==> flow/design.v <==
`timescale 1ns/1ns
module ALU (
    input  logic clk,
    input  logic rst_n,
    input  logic [5:0] alu_op,
    input  logic word,
    input  logic [15:0] a,
    input  logic [15:0] b,
    input  logic cf_in,
    input  logic [4:0] shift_cnt,
    output logic [15:0] result
);
    logic [15:0] a_in, b_in;
    parameter ADD = 6'b000000;
    parameter SUB = 6'b000001;
    parameter CMP = 6'b000010;
    parameter INC = 6'b000011;
    parameter DEC = 6'b000100;
    parameter NEG = 6'b000101;
    parameter AND = 6'b000110;
    parameter OR = 6'b000111;
    parameter XOR = 6'b001000;
    parameter NOT = 6'b001001;
    parameter TEST = 6'b001010;
    parameter SHL = 6'b001011;
    parameter SHR = 6'b001100;
    parameter SAR = 6'b001101;
    parameter ROL = 6'b001110;
    parameter ROR = 6'b001111;
    parameter RCL = 6'b010000;
    parameter RCR = 6'b010001;
    parameter MUL = 6'b010010;
    parameter IMUL = 6'b010011;
    parameter DIV = 6'b010100;
    parameter IDIV = 6'b010101;
    always @(posedge clk or negedge rst_n) begin
        if (!rst_n) begin
            a_in <= 0;
            b_in <= 0;
        end else begin
            case(alu_op)
                ADD: begin
                    result <= a + b;
                end
                SUB: begin
                    result <= a - b;
                end
                CMP: begin
                    result <= a - b;
                end
                INC: begin
                    result <= a + 1;
                end
                DEC: begin
                    result <= a - 1;
                end
                NEG: begin
                    result <= 0 - a;
                end
                AND: begin
                    result <= a & b;
                end
                OR: begin
                    result <= a | b;
                end
                XOR: begin
                    result <= a ^ b;
                end
                NOT: begin
                    result <= ~a;
                end
                TEST: begin
                    result <= a & b;
                end
                SHL: begin
                    result <= a << shift_cnt;
                end
                SHR: begin
                    result <= a >> shift_cnt;
                end
                SAR: begin
                    result <= a >>> shift_cnt;
                end
                ROL: begin
                    result <= {a[15:0], a[15:0]};
                end
                ROR: begin
                    result <= {a[0], a[15:1]};
                end
                RCL: begin
                    result <= {a[15:0], cf_in};
                end
                RCR: begin
                    result <= {cf_in, a[15:0]};
                end
                MUL: begin
                    result <= a * b;    
                end
                IMUL: begin
                    result <= a * b;    
                end
                DIV: begin
                    result <= (b == 16'd0) ? 16'hFFFF : a / b;
                end
                IDIV: begin
                    result <= (b == 16'd0) ? 16'hFFFF : a / b;
                end
            endcase
        end
    end
endmodule
Reports on ALU
Tool output for the design above, in the order of the flow. Line numbers count from 1 in the design file above. Operators: Yosys type, input widths -> output width; for muxes data width and select width s. Library cell names are shortened. A cell with -- has no value.

Top: ALU. Clock: clk. Standard-cell library: sky130hd. Corner: tt_025C_1v80.

Word level
Counts by Yosys on the flattened word-level netlist (proc, flatten, opt, wreduce; memories kept). Register bits leave out memories and registers merged into their read ports (data or address). Print and check cells are left out. Cells with the same type and inputs are merged into one.

For reductions and logical operators the number is 9. For div/mod/pow operators the number is 1. For muxes and demuxes the number is 2. The figure for eq/ne operators is 21. For shifts and indexed selects the number is 3. Under bitwise operators stands 4. The figure for multipliers is 1. Under add/sub/neg operators stands 5.

Operators by type and width (count): $pmux 16 s17 (1); $div 16x16->16 (1); $mul 16x16->16 (1); $eq 6x4->1 const B (8); $eq 6x5->1 const B (6); $eq 6x3->1 const B (4); $reduce_bool 18->1 (1); $sub 1x16->16 const A (1); $add 16x1->16 const B (1); $sub 16x1->16 const B (1); $add 16x16->16 (1); $sub 16x16->16 (1); $and 16x16->16 (1); $or 16x16->16 (1); $xor 16x16->16 (1); $shl 16x5->16 (1); $shr 16x5->16 (1); $sshr 16x5->16 (1); $not 16->16 (1); $logic_not 16->1 (1); $mux 16 (1); $eq 6x2->1 const B (2); $reduce_or 2->1 (5); $eq 6x1->1 const B (1); $logic_not 6->1 (1); $reduce_and 2->1 (1).

Under register bits stands 16. Elaborated cells: 47.

Logic depth
Yosys ltp: most cells in a row. Word level: on the elaborated netlist, between registers, memories and ports. Mapped: between sequential cells and ports; inverters and the memories' decode and read muxes count.

For depth in word-level cells the number is 4. The figure for ABC_AREA is 1. Under gate-level depth with buffers stands 204. Under mapped depth without buffers stands 201.

Synthesis result
Yosys stat after the flow's synthesis: flattened, memories mapped to cells. It holds for the ABC_AREA given above (unset counts as 0); a run with the other value may have another netlist.

Mapped flip-flops: 16. Under synthesis area stands 16040.4 sq um. Under cell count stands 2548. The entry for buffer cells reads 97.

Cell types: ha_1 (count 238, area in all 2.98E+03 sq um); nand2_1 (count 658, area in all 2.47E+03 sq um); inv_1 (count 439, area in all 1647.83 sq um); fa_1 (count 81, area in all 1.62E+03 sq um); o21ai_0 (count 137, area in all 685.658 sq um); a21oi_1 (count 125, area in all 625.6 sq um); nand3_1 (count 113, area in all 565.542 sq um); xor2_1 (count 64, area in all 560.538 sq um); edfxtp_1 (count 16, area in all 480.461 sq um); nor2_1 (count 120, area in all 450.432 sq um); nand3_2 (count 40, area in all 400.384 sq um); xnor2_1 (count 41, area in all 359.094 sq um); or2_2 (count 39, area in all 243.984 sq um); clkbuf_1 (count 62, area in all 232.723 sq um); a221oi_1 (count 22, area in all 192.685 sq um); nand2_2 (count 26, area in all 162.656 sq um); nor3_1 (count 29, area in all 145.139 sq um); o211ai_1 (count 18, area in all 135.13 sq um).

Other cell types: 52; their cells: 280.

Path before layout
OpenSTA on the mapped netlist: ideal clock, no wires. The path of least setup slack (recovery checks aside). Input and output delay are each 20% of the period. Register names are those of the netlist, which keeps one name where synthesis merged equal registers.

Path kind: input to register. Start: input b[0]. End: register result[0]. For buffers on the path the number is 6. Under path delay stands 22054 ps. Under external input delay stands 20000 ps. The figure for period is 100000 ps. For path slack the number is 57947 ps. Under data arrival time stands 41782 ps. Under launch time at the first pin stands 20000 ps. The figure for driving pins on the path is 190. The figure for required time is 99728 ps. Under library setup time stands 272 ps. The figure for synthesis period reached is 42053 ps.

"path delay" = arrival - input delay + setup time. "driving pins on the path": output pins that drive a net of the path, with the launching flip-flop's if there is one; two outputs of one cell count as two. "synthesis period reached" = period - worst setup slack (recovery checks aside). The figure is calculated, with input and output delays left at 20% of the set period. The rows between start and end are the longest chain of elaborated cells between them; the timing report does not say that the signal goes this way. Where chains are equally long, one stands for them. A line is the first line of the expression or statement that the cell stems from. Yosys adds cells for indexed reads and writes and turns some case tables into memories. At most two assigning lines are given for a register; there are more.

Cells stage by stage: inv_1 ha_1 or2_2 nand4_1 nand2_1 nand2_1 nand2_1 ha_1 nand2_1 inv_1 o21ai_0 nor2_1 o21ai_2 nand2_2 nand2_1 inv_1 ha_1 a21oi_1 [... 154 more ...] nand2_1 nand3_1 inv_1 buf_2 nand2_1 o21ai_0 ha_1 a21oi_1 nor2_1 o21a_1 o21a_1 o21a_1 o21a_1 o21a_1 o21ai_0 a21oi_1 o31ai_1 a22oi_1. Under cells in the longest elaborated chain stands 3.

Ends and longest elaborated chain, after synthesis: start, declared (RTL line 8) `input  logic [15:0] b,`; $div 16x16->16 (RTL line 106) `result <= (b == 16'd0) ? 16'hFFFF : a / b;`; $mux 16 (RTL line 106); $pmux 16 s17 (RTL line 41) `case(alu_op)`; end, assigned (RTL line 43) `result <= a + b;`; end, assigned (RTL line 46) `result <= a - b;`; end, declared (RTL line 11) `output logic [15:0] result`.

Timing after layout
Path of least setup slack in the final report of record 3 (OpenROAD, finished layout, wires in). Where an end is a register, its clock arrival counts in the times. The path's times are printed in steps of 10 ps; the period is the one set.

Path kind: input to register. Start: input a[11]. End: register result[0]. Under data arrival time stands 29760 ps. Under library setup time stands 270 ps. The figure for period is 31500 ps. For buffers on the path the number is 5. Under launch time at the first pin stands 6300 ps. For path slack the number is 1730 ps. Under external input delay stands 6300 ps. The figure for driving pins on the path is 178. The figure for required time is 31490 ps.

At most two assigning lines are given for a register; there are more.

Cells stage by stage: clkdlybuf4s50_1 inv_1 nand2_1 nor3_4 nand2_2 nand2_2 nand2_2 nand2_2 ha_1 nand2_1 inv_1 o21ai_1 nor2_2 o21ai_2 buf_4 nand3_2 and2_1 ha_1 [... 142 more ...] nor3b_4 nand2_1 nand3_2 inv_1 nand2_1 o21ai_0 ha_1 a21oi_2 nor2_1 o21a_1 o21a_1 o21a_1 o21a_1 o21a_1 o21ai_2 a21oi_1 o31ai_2 a22oi_2.

Ends and longest elaborated chain, post-layout: start, declared (RTL line 7) `input  logic [15:0] a,`; end, assigned (RTL line 43) `result <= a + b;`; end, assigned (RTL line 46) `result <= a - b;`; end, declared (RTL line 11) `output logic [15:0] result`.

Chain of elaborated cells between the ends: none given.

FLOW RESULTS
============

Flow measurements of ALU on sky130hd: 5 stored runs with different settings, listed in no order. Input and output delays are each 20% of the period that was set; the output load is 0.01 pF. "time of the worst setup path" is the time allowed to the run's worst setup path (the clock period less input and output delay, where it has them) less its slack. Clock arrival times count: a late capture clock shortens it, a late launch clock lengthens it. "power consumption": no workload was simulated; the value follows from the tool's default switching activity. "time of the worst setup path" is known to 10 ps.

Record 1 has these settings: ABC_AREA 1; CAP_MARGIN 40; CELL_PAD_IN_SITES_DETAIL_PLACEMENT 2; CELL_PAD_IN_SITES_GLOBAL_PLACEMENT 1; CORE_ASPECT_RATIO 0.57; CORE_UTILIZATION 40; CTS_CLUSTER_DIAMETER 400; MAX_ROUTING_LAYER met4; MIN_ROUTING_LAYER met2; period_ns 31.5; CORE_MARGIN 2; SLEW_MARGIN 20. Outcome: did not finish, clock tree synthesis stopped with DPL-0033.

Record 2 has these settings: ABC_AREA 1; CAP_MARGIN 40; CELL_PAD_IN_SITES_DETAIL_PLACEMENT 2; CELL_PAD_IN_SITES_GLOBAL_PLACEMENT 1; CORE_ASPECT_RATIO 0.57; CORE_UTILIZATION 40; CTS_CLUSTER_DIAMETER 400; GPL_TIMING_DRIVEN 0; HOLD_SLACK_MARGIN 0.18; MAX_ROUTING_LAYER met4; MIN_ROUTING_LAYER met2; SETUP_SLACK_MARGIN 5.0; period_ns 31.5; CORE_MARGIN 2; SLEW_MARGIN 20. Outcome: did not finish, placement stopped with DPL-0033.

Record 3 has these settings: ABC_AREA 1; CELL_PAD_IN_SITES_GLOBAL_PLACEMENT 1; CORE_ASPECT_RATIO 0.57; CORE_UTILIZATION 40; MAX_ROUTING_LAYER met4; period_ns 31.5; CAP_MARGIN 20; CORE_MARGIN 2; SLEW_MARGIN 20. The Yosys chip area after synthesis reads 16,040.4 sq um. The area inside the die boundary comes to 41,782.0 sq um. The standard-cell area after layout stands at 18,955.7 sq um. The utilization after layout reads 47.9%. The measured setup slack of the worst path is 1,727 ps. The total negative slack on setup checks comes to 0 ps. The measured power consumption is 635.6 µW. The time of the worst setup path reads 23,470 ps. Kind of the worst setup path: input to register.

Record 4 has these settings: CORE_ASPECT_RATIO 0.79; CORE_UTILIZATION 36; CTS_CLUSTER_SIZE 83; GPL_TIMING_DRIVEN 1; MAX_ROUTING_LAYER met5; period_ns 69.8; CAP_MARGIN 20; CORE_MARGIN 2; SLEW_MARGIN 20. The Yosys chip area after synthesis reads 15,846.4 sq um. The area inside the die boundary comes to 45,724.7 sq um. The standard-cell area after layout stands at 17,247.8 sq um. The utilization after layout reads 39.6%. The measured setup slack of the worst path is 22,870 ps. The total negative slack on setup checks comes to 0 ps. The measured power consumption is 308.4 µW. The time of the worst setup path reads 32,970 ps. Kind of the worst setup path: input to register.

Record 5 has these settings: CORE_UTILIZATION 40; period_ns 39.2; CAP_MARGIN 20; CORE_MARGIN 2; SLEW_MARGIN 20. The Yosys chip area after synthesis reads 15,846.4 sq um. The area inside the die boundary comes to 41,223.2 sq um. The standard-cell area after layout stands at 17,194.0 sq um. The utilization after layout reads 44.2%. The measured setup slack of the worst path is 1,922 ps. The total negative slack on setup checks comes to 0 ps. The measured power consumption is 541.3 µW. The time of the worst setup path reads 29,440 ps. Kind of the worst setup path: input to register.
